==> flow/design.v <==
module ALU(a,b,cmd,res);
input [15:0] a,b;
input [2:0] cmd;
output [15:0] res;
assign res = (cmd==0) ? a+b : 
					(cmd==1) ? a-b : 
					(cmd==2) ? a&b : 
					(cmd==3) ? a|b : 
					(cmd==4) ? a^b : 
					(cmd==5) ? a << b : 
					(cmd==6) ? a >> b : 
					a >>> b;
endmodule
module MUX(sel,a,b,out);
parameter n=16;
input sel;
input [n-1:0] a,b;
output [n-1:0] out;
assign out = sel?b:a;
endmodule
module MUX2(sel,a,b,c,out);
parameter n=16;
input [1:0]sel;
input [n-1:0] a,b,c;
output [n-1:0] out;
assign out = sel==0?a:sel==1?b:c;
endmodule
module adder(a,b,result);
input[15:0] a,b;
output [15:0] result;
assign result = a+b;
endmodule
module sign_extend(in,out);
input [5:0] in;
output [15:0] out;
assign out= {{10{in[5]}},in};
endmodule
module controller(opcode,alu_com,w_en,pc_sel,reg1_data,reg2sel,alu_src,mem_write_en,mem_to_reg);
input [3:0] opcode;
input [15:0] reg1_data;
output reg w_en;
output pc_sel,reg2sel,alu_src,mem_write_en,mem_to_reg;
output reg [2:0] alu_com;
assign pc_sel= (opcode==4'b1100 &&reg1_data==0)?1:0;
assign reg2sel = (opcode==11)?1:0;
assign alu_src = (opcode>=9 && opcode <=11)?1:0;
assign mem_write_en = (opcode==11)?1:0;
assign mem_to_reg = (opcode==10)?0:1;
always@(opcode)begin
	case(opcode)
		1: alu_com=0;
		2: alu_com=1;
		3: alu_com=2;
		4: alu_com=3;
		5: alu_com=4;
		6: alu_com=5;
		7: alu_com=6;
		8: alu_com=7;
		9: alu_com=0;
		10: alu_com=0;
		11: alu_com=0;
		default: alu_com=0;
	endcase
	if(opcode>=1 && opcode <=10)
		w_en=1'b1;
	else
		w_en=1'b0;
end
endmodule
module hazard_detection(opcode,r1_decode,r2_decode,w_decode,w_exec,w_mem,w_wb,stall);
input [2:0] r1_decode,r2_decode,w_decode,w_exec,w_mem,w_wb;
input [3:0] opcode;
output stall;
assign stall = ( opcode >=1 && opcode <= 8)?
				(((r1_decode!=0) &&(r1_decode == w_exec || r1_decode==w_mem || r1_decode == w_wb))||
				((r2_decode!=0)&&( r2_decode == w_exec || r2_decode==w_mem || r2_decode == w_wb))?1:0):
				(( opcode== 9 || opcode==12|| opcode==10)?(((r1_decode!=0)&&(r1_decode == w_exec || r1_decode==w_mem || r1_decode == w_wb))?1:0):
				(( opcode == 11)?((((w_decode!=0)&&(w_decode == w_exec || w_decode==w_mem || w_decode == w_wb))||((r1_decode!=0)&&(r1_decode == w_exec || r1_decode==w_mem || r1_decode == w_wb)))?1:0):0));
endmodule
module forwardingUnit(forward_en,wb_mem,wb_wb,mem_reg,reg1,reg2,wb_reg,
									ex_opcode,mem_opcode,ALUsel1,ALUsel2,stall);
input forward_en,wb_mem,wb_wb;
input[2:0] mem_reg,wb_reg,reg1,reg2;
input [3:0] ex_opcode,mem_opcode;
output[1:0] ALUsel1,ALUsel2;
output stall;
assign ALUsel1 = (forward_en==0)?0: (((reg1!=0)&& (reg1==mem_reg))?1:(((reg1!=0)&&(reg1==wb_reg))?2:0))	;
assign ALUsel2 = (forward_en==0)?0: ( ((ex_opcode>=1 && ex_opcode<=8)||ex_opcode==11)?(((reg2!=0)&& (reg2==mem_reg&&wb_mem==1))?1:((reg2!=0)&&(reg2==wb_reg&&wb_wb==1))?2:0):0);
assign stall = (forward_en==0)?0: (((ex_opcode==10&&mem_opcode==11)||(mem_opcode==10)||(ex_opcode==10&&mem_opcode==10))&&(ALUsel1!=0||ALUsel2!=0))?1:0;	
endmodule
module pc(clk,rst,load,in,out);
input clk,rst,load;
input [15:0] in;
output [15:0]out;
reg [15:0] counter;
always@(posedge clk,posedge rst)begin
	if(rst)begin
		counter<=0;
	end
	else if(load) begin
		counter<=in;
	end
end
assign out = counter;
endmodule
module register(clk,rst,en,in,out);
parameter n=16;
input [n-1:0] in;
input clk,rst,en;
output reg [n-1:0] out;
always@(posedge clk,posedge rst) begin
	if(rst) out<=0;
	else if(en)
		out<=in;
end
endmodule
module fetch_id_reg(clk,rst,en,inst_out,inst_out_reg);
input [15:0] inst_out;
input clk,rst,en;
output reg [15:0] inst_out_reg;
always@(posedge clk,posedge rst)begin
 if(rst) inst_out_reg<=0;
 else if(en)
	inst_out_reg<=inst_out;
end
endmodule
module registerFile(clk,rst,rg_wrt_enable,rg_wrt_dest,rg_wrt_data,
		rg_rd_add1,rg_rd_data1,rg_rd_add2,rg_rd_data2,monitor_addr,monitor_data);
input clk,rst;
integer i;
input rg_wrt_enable;
input [2:0] rg_wrt_dest;
input [15:0] rg_wrt_data;
input [2:0] rg_rd_add1,monitor_addr;
output [15:0] rg_rd_data1;
input [2:0] rg_rd_add2;
output [15:0] rg_rd_data2,monitor_data;
reg [15:0] registers [7:0];
assign rg_rd_data1 = registers[rg_rd_add1];
assign rg_rd_data2 = registers[rg_rd_add2];
assign monitor_data = registers[monitor_addr];
always@(negedge clk)begin
	if(rst) begin
		registers [0] <= 0;
		registers [1] <= 0;
		registers [2] <= 0;
		registers [3] <= 0;
		registers [4] <= 0;
		registers [5] <= 0;
		registers [6] <= 0;
		registers [7] <= 0;
	end
	else if(rg_wrt_enable)begin
		registers[rg_wrt_dest] <= rg_wrt_data;
	end
	registers[0] <= 0;
end
endmodule
module mips16(clk,rst,imem_addr,imem_rdata,dmem_addr,dmem_wdata,dmem_we,dmem_rdata,dbg_raddr,dbg_rdata);
defparam id_ex.n=68;
defparam ex_mem.n=42;
defparam mem_wb.n=37;
input clk,rst;
output [15:0] imem_addr;
input [15:0] imem_rdata;
output [15:0] dmem_addr,dmem_wdata;
output dmem_we;
input [15:0] dmem_rdata;
input [2:0] dbg_raddr;
output [15:0] dbg_rdata;
wire pc_sel,reg2sel,alu_src,mem_write_en,mem_to_reg,enable2,enableBase;
wire [15:0] out_src1,out_src2,pc_out,pc_in,adder_out,sign_ex_out,branch_offset,monitor_regFile,aluIn2,mem_out,write_back_data;
wire [15:0] inst_out,inst_out_reg,rg_rd_data1,rg_rd_data2,alu_out,rg_wrt_data,branch_stall;
wire [2:0] alu_com,rg_wrt_dest,reg2src;
wire [67:0] id_ex_reg_out,id_ex_input,id_ex_next;
wire [41:0] ex_mem_reg_out,ex_mem_input;
wire [36:0] mem_wb_reg_out;
wire [1:0] ALUsel1,ALUsel2;
wire w_en,rg_wrt_enable,stall,reg_enable,memory_stall,forward_en,branch_hazard;
wire ready = 1'b0;
sign_extend ex(inst_out_reg[5:0],sign_ex_out);
adder add_offset(sign_ex_out,pc_out,branch_offset);
adder add1(16'd1,pc_out,adder_out);
MUX pc_mux(pc_sel,adder_out,branch_offset,pc_in);
pc p1(clk,rst,enableBase,pc_in,pc_out);
assign imem_addr = pc_out;
assign inst_out = imem_rdata;
assign branch_stall=inst_out& {16{~pc_sel}};
fetch_id_reg fe_id_reg(clk,rst,enableBase,branch_stall,inst_out_reg);
controller control(inst_out_reg[15:12],alu_com,w_en,pc_sel,rg_rd_data1,reg2sel,alu_src,mem_write_en,mem_to_reg);
hazard_detection hazard_detect(inst_out_reg[15:12],inst_out_reg[8:6],inst_out_reg[5:3],
								inst_out_reg[11:9],id_ex_reg_out[37:35],ex_mem_reg_out[2:0],mem_wb_reg_out[2:0],stall);
MUX #(3) reg2mux(reg2sel,inst_out_reg[5:3],inst_out_reg[11:9],reg2src);
registerFile regFile(clk,rst,rg_wrt_enable,rg_wrt_dest,rg_wrt_data,inst_out_reg[8:6],
				rg_rd_data1,reg2src,rg_rd_data2,dbg_raddr,monitor_regFile);
assign dbg_rdata = monitor_regFile;
assign id_ex_input = {inst_out_reg[15:12],inst_out_reg[8:6],reg2src,mem_to_reg,mem_write_en,alu_src,sign_ex_out,w_en,inst_out_reg[11:9],alu_com,rg_rd_data1,rg_rd_data2};
assign id_ex_next = memory_stall ? {id_ex_reg_out[67:32],out_src1,out_src2} : id_ex_input&{68{reg_enable}};
register id_ex(clk,rst,~ready,id_ex_next,id_ex_reg_out);
forwardingUnit fw(forward_en,ex_mem_reg_out[3],mem_wb_reg_out[3],ex_mem_reg_out[2:0]&{3{ex_mem_reg_out[3]}},id_ex_reg_out[63:61],id_ex_reg_out[60:58],mem_wb_reg_out[2:0]&{3{mem_wb_reg_out[3]}},
									id_ex_reg_out[67:64],ex_mem_reg_out[41:38],ALUsel1,ALUsel2,memory_stall);
MUX2 src2(ALUsel2,id_ex_reg_out[15:0],ex_mem_reg_out[19:4],write_back_data,out_src2);
MUX aluMux(id_ex_reg_out[55],out_src2,id_ex_reg_out[54:39],aluIn2);
MUX2 src1(ALUsel1,id_ex_reg_out[31:16],ex_mem_reg_out[19:4],write_back_data,out_src1);
ALU alu(out_src1,aluIn2,id_ex_reg_out[34:32],alu_out);
assign ex_mem_input = {id_ex_reg_out[67:64],id_ex_reg_out[57:56],out_src2,alu_out,id_ex_reg_out[38],id_ex_reg_out[37:35]};
register ex_mem(clk,rst,~ready,ex_mem_input&{42{~memory_stall}},ex_mem_reg_out);
assign dmem_addr = ex_mem_reg_out[19:4];
assign dmem_wdata = ex_mem_reg_out[35:20];
assign dmem_we = ex_mem_reg_out[36];
assign mem_out = dmem_rdata;
register mem_wb(clk,rst,1'b1,{ex_mem_reg_out[37],mem_out,ex_mem_reg_out[19:0]}&{37{~ready}},mem_wb_reg_out);
MUX wb_mux(mem_wb_reg_out[36],mem_wb_reg_out[35:20],mem_wb_reg_out[19:4],write_back_data);
assign rg_wrt_enable=mem_wb_reg_out[3];
assign rg_wrt_dest = mem_wb_reg_out[2:0];
assign rg_wrt_data = write_back_data;
assign forward_en = 1'b1;
assign branch_hazard = stall & (inst_out_reg[15:12]==4'd12);
assign reg_enable = ~branch_hazard;
assign enable2 = (forward_en==1&&memory_stall==1)?0:1;
assign enableBase = enable2 & reg_enable & ~ready;
endmodule
== Reports on mips16 ==
The steps from the RTL of mips16 to its reports follow in flow order.
Lines are those of the file above, counted from 1.
Library cell names are shortened.
Not given: --
Set-up
  design top: mips16
  clock port: clk
  cell library: sky130hd
  corner: tt_025C_1v80

== Word level ==
Source: Yosys, flattened and elaborated, memories not mapped. Widths are those after wreduce; folded enables and synchronous resets count as part of the registers. Registers that Yosys merges into a memory's read port (data or address) are not register bits. Print and check cells do not count. Equal cells are merged and count once.
Memory sizes are those after Yosys's memory passes, which may raise the word count (mostly to a power of two), join words into wider ones and drop unused or constant bits.
Bit counts
  elaborated cells: 151
  input bits: 37
  ROM bits: 48
  memory bits (writable): 128
  memory cells: 2
  output and inout port bits: 65
  register bits: 179
Cells by class
  reductions and logical operators: 42
  multiplexer cells: 41
  equality and inequality tests: 30
  magnitude comparators: 7
  add/sub/neg operators: 4
  shift-type cells: 3
  bitwise gates (word level): 16
Memories
  regFile.registers: depth 8, width 16, line 138  | reg [15:0] registers [7:0];
  (no name shown): depth 16, width 3, line 50  | case(opcode)
Operators with widths (count)
  16-bit two-way mux: 16
  68-bit bitwise AND: 1
  42-bit bitwise AND: 1
  3-bit == test: 13
  16-bit adder: 2
  16-bit bitwise AND: 2
  4-bit == test with constant B: 8
  32-bit two-way mux: 1
  1-bit logical AND: 17
  1-bit by 16-bit adder with 16-bit output with constant A: 1
  16-bit subtractor: 1
  16-bit bitwise OR: 1
  16-bit bitwise XOR: 1
  16-bit by 16-bit left shift with 16-bit output: 1
  16-bit by 16-bit right shift with 16-bit output: 1
  16-bit by 16-bit >>> shifter with 16-bit output: 1
  16-bit zero test: 1
  4-bit <= comparator with constant B: 4
  1-bit two-way mux: 16
  3-bit nonzero test: 5
  1-bit logical OR: 14
  3-bit == test with constant B: 4
  2-bit two-way mux: 5
  3-bit two-way mux: 3
  4-bit by 1-bit greater-or-equal comparator with 1-bit output with constant B: 2
  3-bit by 2-bit == test with 1-bit output with constant B: 2
  3-bit bitwise AND: 2
  1-bit inverter: 4
Other operator kinds: 8; their cells: 13.

== Depth ==
Yosys ltp: most cells in a row. Word level: on the elaborated netlist, between registers, memories and ports. Mapped: between sequential cells and ports; inverters and the memories' decode and read muxes count.
Depth
  depth after elaboration: 20
  ABC_AREA: 0
  gate-level depth with buffers: 24
  gate-level depth less buffers: 20

== Synthesis result ==
Source: synth_stat.txt of the flow (Yosys; design flattened, memories mapped). It holds for the ABC_AREA given above (unset counts as 0); a run with the other value may have another netlist.
Synthesis totals
  synthesis area: 19612.6 sq um
  standard cells after synthesis: 1919
  buffer cells: 169
  flip-flops: 297
Cell types
  dfrtp_1: count 169, total area 4.23E+03 sq um
  edfxtp_1: count 112, total area 3.36E+03 sq um
  mux4_2: count 96, total area 2.16E+03 sq um
  ha_1: count 77, total area 963.424 sq um
  mux2i_1: count 94, total area 940.902 sq um
  nor2_1: count 209, total area 784.502 sq um
  o21ai_0: count 107, total area 535.514 sq um
  nand2_1: count 142, total area 533.011 sq um
  a21oi_1: count 73, total area 365.35 sq um
  xnor2_1: count 39, total area 341.578 sq um
  o22ai_1: count 53, total area 331.568 sq um
  dfxtp_1: count 16, total area 320.307 sq um
  clkbuf_1: count 83, total area 311.549 sq um
  inv_1: count 77, total area 289.027 sq um
  buf_4: count 36, total area 270.259 sq um
  mux2_2: count 23, total area 258.998 sq um
  xor2_1: count 23, total area 201.443 sq um
  nand3_1: count 40, total area 200.192 sq um
Other cell types: 76; their cells: 450.
By module: a second synthesis without flattening, with its own total; a netlist apart from the flattened one above.
Second synthesis, totals
  cells (unflattened synthesis): 2178
  area (unflattened synthesis): 24855.1 sq um
Each row is one instance without its submodules.
Modules
  registerFile: instances 1, cells 468, seq. area 3683.5 sq um, area 7718.7 sq um
  ALU: instances 1, cells 587, seq. area 0.0 sq um, area 4022.6 sq um
  register (n=68): instances 1, cells 145, seq. area 1701.6 sq um, area 2618.8 sq um
  mips16: instances 1, cells 233, seq. area 0.0 sq um, area 1886.8 sq um
  register (n=42): instances 1, cells 90, seq. area 1051.0 sq um, area 1769.2 sq um
  register (n=37): instances 1, cells 79, seq. area 925.9 sq um, area 1530.2 sq um
  adder: instances 2, cells 98, seq. area 0.0 sq um, area 747.0 sq um
  MUX: instances 3, cells 18, seq. area 0.0 sq um, area 249.0 sq um
  MUX2: instances 2, cells 53, seq. area 0.0 sq um, area 344.1 sq um
  fetch_id_reg: instances 1, cells 35, seq. area 400.4 sq um, area 653.1 sq um
  pc: instances 1, cells 35, seq. area 400.4 sq um, area 653.1 sq um
  hazard_detection: instances 1, cells 58, seq. area 0.0 sq um, area 409.1 sq um
  forwardingUnit: instances 1, cells 39, seq. area 0.0 sq um, area 286.5 sq um
  controller: instances 1, cells 34, seq. area 0.0 sq um, area 224.0 sq um
Modules not listed: 2.

Record of 2 stored runs of the RTL-to-layout flow on mips16, platform sky130hd. The runs are unordered. Constraints: input delay and output delay 20% of the set period each, output load 0.01 pF.
"finish__power__total" is the tool's figure for a default switching activity; nothing was simulated.

Flow files of job 1
==> flow/run.sh <==
#!/bin/bash
# the make line also repeats the synthesis and layout settings of config.mk as NAME=value (left out here)
make -C /OpenROAD-flow-scripts/flow DESIGN_CONFIG=/design/flow/config.mk WORK_HOME=/design/flow/orfs CLKGATE_MAP_FILE= finish
==> flow/config.mk <==
export PLATFORM = sky130hd
export DESIGN_NAME = mips16
export DESIGN_NICKNAME = mips16
export VERILOG_FILES = /design/flow/design.v
export SDC_FILE = /design/flow/constraint.sdc
export NUM_CORES = 4
export LEC_CHECK = 0
export CAP_MARGIN = 20
export CELL_PAD_IN_SITES_GLOBAL_PLACEMENT = 0
export CORE_MARGIN = 2
export CORE_UTILIZATION = 57
export PLACE_DENSITY = 0.35
export SETUP_SLACK_MARGIN = 4.12
export SLEW_MARGIN = 20
==> flow/constraint.sdc <==
create_clock -name core_clock -period 17.1 [get_ports {clk}]
set_input_delay 3.4200 -clock core_clock [delete_from_list [all_inputs] [get_ports {clk}]]
set_output_delay 3.4200 -clock core_clock [all_outputs]
set_load 0.01 [all_outputs]

report of job 1
yosys chip area after synthesis (um^2): 19612.6
finish__design__die__area: 35908.4
finish__design__instance__area__stdcell: 23605.1
finish__timing__setup__ws: 3.123
finish__timing__setup__tns: 0.000
finish__timing__hold__ws: 0.346
finish__power__total: 5.488e-03

Flow files of job 2
==> flow/run.sh <==
#!/bin/bash
# the make line also repeats the synthesis and layout settings of config.mk as NAME=value (left out here)
make -C /OpenROAD-flow-scripts/flow DESIGN_CONFIG=/design/flow/config.mk WORK_HOME=/design/flow/orfs CLKGATE_MAP_FILE= finish
==> flow/config.mk <==
export PLATFORM = sky130hd
export DESIGN_NAME = mips16
export DESIGN_NICKNAME = mips16
export VERILOG_FILES = /design/flow/design.v
export SDC_FILE = /design/flow/constraint.sdc
export NUM_CORES = 4
export LEC_CHECK = 0
export ABC_AREA = 1
export CAP_MARGIN = 20
export CELL_PAD_IN_SITES_DETAIL_PLACEMENT = 2
export CORE_ASPECT_RATIO = 1.53
export CORE_MARGIN = 5
export CORE_UTILIZATION = 17
export CTS_CLUSTER_DIAMETER = 313
export GPL_ROUTABILITY_DRIVEN = 1
export GPL_TIMING_DRIVEN = 0
export SETUP_SLACK_MARGIN = 2.82
export SLEW_MARGIN = 35
==> flow/constraint.sdc <==
create_clock -name core_clock -period 10.5 [get_ports {clk}]
set_input_delay 2.1000 -clock core_clock [delete_from_list [all_inputs] [get_ports {clk}]]
set_output_delay 2.1000 -clock core_clock [all_outputs]
set_load 0.01 [all_outputs]

report of job 2
yosys chip area after synthesis (um^2): 19787.7
finish__design__die__area: 123476.0
finish__design__instance__area__stdcell: 27401.3
finish__timing__setup__ws: -0.440
finish__timing__setup__tns: -1.873
finish__timing__hold__ws: 0.444
finish__power__total: 1.216e-02
